==> flow/design.v <==
`timescale 1ns/1ps
module fir(
	input			clk_100k,
	input			rst_n,
	input 	signed [8:0]	samp_in,
	output 	signed [8:0]	fir_out	
);
wire	signed [15:0]	b[0:20];
reg	signed [8:0]	samp[0:20]; 
wire signed [24:0]	mult[0:20];
wire signed [33:0]	sum;
assign b[0] = 16'h0312;
assign b[1] = 16'h03F8;
assign b[2] = 16'h0694;
assign b[3] = 16'h0AAD;
assign b[4] = 16'h0FE6;
assign b[5] = 16'h15BC;
assign b[6] = 16'h1B9F;
assign b[7] = 16'h20F9;
assign b[8] = 16'h2539;
assign b[9] = 16'h27F6;
assign b[10] = 16'h28E9;
assign b[11] = 16'h27F6;
assign b[12] = 16'h2539;
assign b[13] = 16'h20F9;
assign b[14] = 16'h1B9F;
assign b[15] = 16'h15BC;
assign b[16] = 16'h0FE6;
assign b[17] = 16'h0AAD;
assign b[18] = 16'h0694;
assign b[19] = 16'h03F8;
assign b[20] = 16'h0312;
integer i;
always @(posedge clk_100k or negedge rst_n) begin
	if(!rst_n) begin
		for(i=20;i>=0;i=i-1)begin
			samp[i] <= 0;
		end
	end
	else begin  
		for(i=20;i>0;i=i-1)begin
			samp[i] <= samp[i-1];
		end
		samp[0] <= samp_in;
	end
end
genvar j;
for(j=0;j<=20;j=j+1)begin
	assign mult[j] = $signed(samp[j])*$signed(b[j]);
end
assign sum = mult[0]+mult[1]+mult[2]+mult[3]+mult[4]+mult[5]+mult[6]+mult[7]+mult[8]+mult[9]+mult[10]+mult[11]+mult[12]+mult[13]+mult[14]+mult[15]+mult[16]+mult[17]+mult[18]+mult[19]+mult[20];
assign fir_out = sum[24:16];
endmodule
# == Tool chain data of fir ==
# Each step is given for the RTL above and for the edited RTL.
# "orig" refers to lines of the RTL above, "edited" to lines of the edited file.
# "delta": "edited" minus "orig" as printed here. "change_rel_pct": 100 x difference / "orig".
# Operators: Yosys type, input widths -> output width; for muxes data width and select width s.
# Cell names lack the library's common part.
# The mark -- stands for no value.
# setup
design,fir
clock_port,clk_100k
library,sky130hd
pvt_corner,tt_025C_1v80

# == Edit of the RTL ==
# The edit as a unified diff against the file above.
# The edit is scripted: it alters the design's behaviour and was not made to optimise anything.
# begin of diff
@@ -50,4 +50,6 @@
 end
 assign sum = mult[0]+mult[1]+mult[2]+mult[3]+mult[4]+mult[5]+mult[6]+mult[7]+mult[8]+mult[9]+mult[10]+mult[11]+mult[12]+mult[13]+mult[14]+mult[15]+mult[16]+mult[17]+mult[18]+mult[19]+mult[20];
-assign fir_out = sum[24:16];
+reg signed [8:0] fir_out_ff;
+always @(posedge clk_100k) fir_out_ff <= sum[24:16];
+assign fir_out = fir_out_ff;
 endmodule
# end of diff

# == After elaboration ==
# Source: Yosys, flattened and elaborated. Widths are those after wreduce; folded enables and synchronous resets count as part of the registers. Registers that Yosys merges into a memory's read port (data or address) are not register bits. Print and check cells do not count. Equal cells are merged and count once.
# word_totals
element,orig,edited,delta,change_rel_pct
in_bits,11,11,0,0.00
register_bits,189,198,9,4.76
wordCells,62,63,1,1.61
out_inout_bits,9,9,0,0.00
# classes
element,orig,edited,delta,change_rel_pct
multipliers,21,21,0,0.00
addsub,20,20,0,0.00
# Operator kinds equal on both sides are left out: 17.

# == Longest topological paths ==
# Yosys ltp: most cells in a row. Word level: on the elaborated netlist, between registers, memories and ports. Mapped: between sequential cells and ports; inverters and the memories' decode and read muxes count.
# logic_depth
element,orig,edited,delta,change_rel_pct
ltp_word,21,21,0,0.00
abc_area,0,0,--,--
ltp_mapped,43,43,0,0.00
mapped_depth_nobuf,43,43,0,0.00

# == Mapped cells and area ==
# Yosys stat after the flow's synthesis: flattened, memories mapped to cells. It holds for the ABC_AREA given above (unset counts as 0); a run with the other value may have another netlist.
# by_type
cell,orig,edited,delta,change_rel_pct
nor2_1,85,103,18,21.18
nand2b_1,21,31,10,47.62
dfxtp_1,0,9,9,--
o21bai_1,18,11,-7,-38.89
o21ai_0,54,48,-6,-11.11
o21ai_1,7,13,6,85.71
nand2_1,58,53,-5,-8.62
a21o_1,58,54,-4,-6.90
o211ai_1,12,8,-4,-33.33
a31oi_1,7,3,-4,-57.14
a21oi_1,127,130,3,2.36
nand3_1,26,23,-3,-11.54
a21boi_1,0,3,3,--
xor2_1,87,89,2,2.30
o21a_1,30,28,-2,-6.67
or2_2,27,25,-2,-7.41
nor3_1,19,17,-2,-10.53
or3_1,16,14,-2,-12.50
# Cell types equal on both sides are left out: 16.
# The list need not be complete.
# mapped
element,orig,edited,delta,change_rel_pct
cells,4978,4981,3,0.06
buf_cells,6,3,-3,-50.00
area_um2,53630.2,53749.0,118.8,0.22
ffs,189,198,9,4.76
seq_area_um2,4729.5,4909.7,180.2,3.81

# == Worst setup path after synthesis ==
# Path of least setup slack by OpenSTA after synthesis, without wires, with an ideal clock, recovery checks aside; 20% of the period is set as input and as output delay. Where synthesis merged equal registers, the netlist keeps one of their names.
# synth_path
element,orig,edited,delta,change_rel_pct
kind,register to output,register to register,--,--
from,register samp[9][0],register samp[9][0],--,--
to,output port fir_out[8],register fir_out_ff[8],--,--
required_ps,12800,15879,3079,24.05
setup_ps,--,121,--,--
period_ps,16000,16000,0,0.00
path_delay_ps,11532,11587,55,0.48
path_buffers,0,0,0,--
driving_pins,42,40,-2,-4.76
output_delay_ps,3200,--,--,--
setup_slack_ps,1268,4413,3145,--
t_arrival_ps,11532,11466,-66,-0.57
t_first_pin_ps,0,0,0,--
period_less_setup_slack_ps,14732,11587,-3145,-21.35
# "path_delay_ps" = arrival - input delay + setup time.
# A path that ends at an output port has no setup time.
# "driving_pins" counts driving pins, that of a launching flip-flop among them; a cell with two outputs on the path counts twice.
# "period_less_setup_slack_ps" is the clock period less the worst setup slack; recovery checks do not enter. This is arithmetic on one report: input and output delays are still those of the set period (20% each).
# The rows between start and end are the longest chain of elaborated cells between them; the timing report does not say that the signal goes this way. Where chains are equally long, one stands for them.
# Each line given opens the expression or statement behind the cell; cells for indexed reads and writes are added by Yosys, which also makes memories of some case tables.
# synth_between_orig
cell_sequence,dfrtp_1 > fa_1 > fa_1 > ha_1 > inv_1 > fa_1 > inv_1 > ha_1 > ha_1 > fa_1 > a21o_1 > a21oi_1 > o21bai_1 > a31o_2 > a21oi_1 > nor4bb_1 > a211oi_1 > fa_1 > [6 not listed] > fa_1 > inv_1 > fa_1 > fa_1 > inv_1 > fa_1 > inv_1 > fa_1 > inv_1 > fa_1 > ha_1 > ha_1 > a21o_1 > a21o_1 > a211o_1 > a41oi_1 > o21ai_1 > xnor2_1
elab_chain_len,13
cells_between,13
cone_lines,2
classes_between,add/sub (12); mul (1)
# synth_rtl_orig
element,line_no,source
"start, declared",9,reg signed [8:0] samp[0:20];
"start, assigned",37,samp[i] <= 0;
"start, assigned",42,samp[i] <= samp[i-1];
$mul 9x14->23,49,assign mult[j] = $signed(samp[j])*$signed(b[j]);
$add 25x24->25 x5,51,assign sum = mult[0]+mult[1]+mult[2]+mult[3]+mult[4]+mult[5]+mult[6]+mult[7]+mult[8]+mult[9]+mult[10]+mult[11] ...
$add 25x23->25 x2,51,
$add 25x22->25 x2,51,
$add 25x21->25,51,
$add 25x20->25,51,
$add 25x25->25,51,
"end, declared",6,output signed [8:0] fir_out
# synth_between_edited
cell_sequence,dfrtp_1 > fa_1 > inv_1 > fa_1 > fa_1 > fa_1 > inv_1 > fa_1 > ha_1 > a21oi_1 > o21bai_1 > a31o_2 > a21oi_1 > nor4bb_1 > a211oi_1 > fa_1 > fa_1 > inv_1 > [4 not listed] > fa_1 > inv_1 > fa_1 > fa_1 > inv_1 > fa_1 > inv_1 > fa_1 > inv_1 > fa_1 > ha_1 > ha_1 > a21o_1 > a21oi_4 > a31oi_2 > a311o_2 > o31ai_4 > xnor2_1
elab_chain_len,13
cells_between,13
cone_lines,2
classes_between,add/sub (12); mul (1)
# synth_rtl_edited
element,line_no,source
"start, declared",9,reg signed [8:0] samp[0:20];
"start, assigned",37,samp[i] <= 0;
"start, assigned",42,samp[i] <= samp[i-1];
$mul 9x14->23,49,assign mult[j] = $signed(samp[j])*$signed(b[j]);
$add 25x24->25 x5,51,assign sum = mult[0]+mult[1]+mult[2]+mult[3]+mult[4]+mult[5]+mult[6]+mult[7]+mult[8]+mult[9]+mult[10]+mult[11] ...
$add 25x23->25 x2,51,
$add 25x22->25 x2,51,
$add 25x21->25,51,
$add 25x20->25,51,
$add 25x25->25,51,
"end, assigned",53,always @(posedge clk_100k) fir_out_ff <= sum[24:16];
"end, declared",52,reg signed [8:0] fir_out_ff;

# == Path in the finished layout ==
# Path of least setup slack in the final report of the runs of set A (OpenROAD, finished layout, wires in). Where an end is a register, its clock arrival counts in the times.
# The path's times are printed in steps of 10 ps; the period is the one set.
# layout_path
element,orig,edited,delta,change_rel_pct
kind,register to output,register to register,--,--
from,register samp[9][0],register samp[9][0],--,--
to,output port fir_out[8],register fir_out_ff[7],--,--
setup_ps,--,100,--,--
period_ps,16000,16000,0,0.00
t_arrival_ps,12480,12780,300,2.40
required_ps,12800,16440,3640,28.44
setup_slack_ps,320,3660,3340,--
output_delay_ps,3200,--,--,--
path_buffers,3,0,-3,-100.00
t_first_pin_ps,520,520,0,0.00
driving_pins,41,41,0,0.00
# The rows between start and end are the longest chain of elaborated cells between them; the timing report does not say that the signal goes this way. Where chains are equally long, one stands for them.
# layout_between_orig
cell_sequence,dfrtp_1 > fa_2 > fa_1 > fa_1 > inv_1 > fa_1 > inv_1 > fa_1 > ha_4 > a21oi_4 > o21bai_4 > a31o_4 > a21oi_4 > xor2_2 > fa_1 > inv_1 > fa_1 > inv_1 > [5 not listed] > fa_2 > fa_2 > fa_1 > fa_1 > inv_1 > fa_1 > ha_4 > ha_4 > nand4_1 > a211oi_2 > a21oi_2 > o22ai_2 > a41oi_2 > buf_6 > buf_6 > o21ai_2 > xnor2_1 > buf_2
elab_chain_len,13
cells_between,13
cone_lines,2
classes_between,add/sub (12); mul (1)
# layout_rtl_orig
element,line_no,source
"start, declared",9,reg signed [8:0] samp[0:20];
"start, assigned",37,samp[i] <= 0;
"start, assigned",42,samp[i] <= samp[i-1];
$mul 9x14->23,49,assign mult[j] = $signed(samp[j])*$signed(b[j]);
$add 25x24->25 x5,51,assign sum = mult[0]+mult[1]+mult[2]+mult[3]+mult[4]+mult[5]+mult[6]+mult[7]+mult[8]+mult[9]+mult[10]+mult[11] ...
$add 25x23->25 x2,51,
$add 25x22->25 x2,51,
$add 25x21->25,51,
$add 25x20->25,51,
$add 25x25->25,51,
"end, declared",6,output signed [8:0] fir_out
# layout_between_edited
cell_sequence,dfrtp_1 > fa_1 > inv_1 > fa_1 > fa_1 > fa_1 > inv_1 > fa_1 > ha_1 > a21oi_1 > o21bai_1 > a31o_2 > a21oi_1 > nor4bb_1 > a211oi_1 > fa_1 > fa_1 > inv_1 > [5 not listed] > inv_1 > fa_1 > fa_1 > inv_1 > fa_1 > inv_1 > fa_1 > inv_1 > fa_1 > ha_1 > ha_1 > nand3_1 > nor2_1 > nand4_1 > a31oi_2 > a311o_2 > a21oi_1 > xnor2_1
elab_chain_len,13
cells_between,13
cone_lines,2
classes_between,add/sub (12); mul (1)
# layout_rtl_edited
element,line_no,source
"start, declared",9,reg signed [8:0] samp[0:20];
"start, assigned",37,samp[i] <= 0;
"start, assigned",42,samp[i] <= samp[i-1];
$mul 9x14->23,49,assign mult[j] = $signed(samp[j])*$signed(b[j]);
$add 25x24->25 x5,51,assign sum = mult[0]+mult[1]+mult[2]+mult[3]+mult[4]+mult[5]+mult[6]+mult[7]+mult[8]+mult[9]+mult[10]+mult[11] ...
$add 25x23->25 x2,51,
$add 25x22->25 x2,51,
$add 25x21->25,51,
$add 25x20->25,51,
$add 25x25->25,51,
"end, assigned",53,always @(posedge clk_100k) fir_out_ff <= sum[24:16];
"end, declared",52,reg signed [8:0] fir_out_ff;

# == Measured runs ==
# Runs of the flow (Yosys, OpenROAD) on both versions; the two runs of a pair have the same settings. The constraints put input and output delay at 20% of the set period each and load the outputs with 0.01 pF.
# flow_settings_set_A
period_ns,16.0
CAP_MARGIN,20
CORE_MARGIN,2
CORE_UTILIZATION,40
SLEW_MARGIN,20
# results_set_A
element,orig,edited,delta,change_rel_pct
holdWs_ps,438,497,59,--
stdcell_area_um2,57891.8,56792.0,-1099.8,-1.90
fin_util_pct,43.4,42.6,-0.8,--
achieved_period_ps,15681,12343,-3338,-21.29
design_die_area_um2,137022.0,137322.0,300.0,0.22
fin_tns_ps,0,0,0,--
setup_ws_ps,319,3657,3338,--
synth_area_um2,53630.2,53749.0,118.8,0.22
# flow_settings_set_B
CAP_MARGIN,0
CELL_PAD_IN_SITES_GLOBAL_PLACEMENT,0
CORE_MARGIN,8
CORE_UTILIZATION,46
CTS_CLUSTER_SIZE,55
GPL_TIMING_DRIVEN,1
MAX_ROUTING_LAYER,met4
PLACE_DENSITY_LB_ADDON,0.02
period_ns,17.2
SLEW_MARGIN,20
# results_set_B
element,orig,edited,delta,change_rel_pct
holdWs_ps,449,464,15,--
stdcell_area_um2,56386.6,56526.7,140.1,0.25
fin_util_pct,48.7,48.7,0.0,--
achieved_period_ps,16696,12355,-4341,-26.00
design_die_area_um2,127771.0,128039.0,268.0,0.21
fin_tns_ps,0,0,0,--
setup_ws_ps,504,4845,4341,--
synth_area_um2,53630.2,53749.0,118.8,0.22
# "achieved_period_ps": clock period set for the run, less the worst setup slack. It is reckoned from that one timing run; input and output delays stay at 20% of the period that was set.
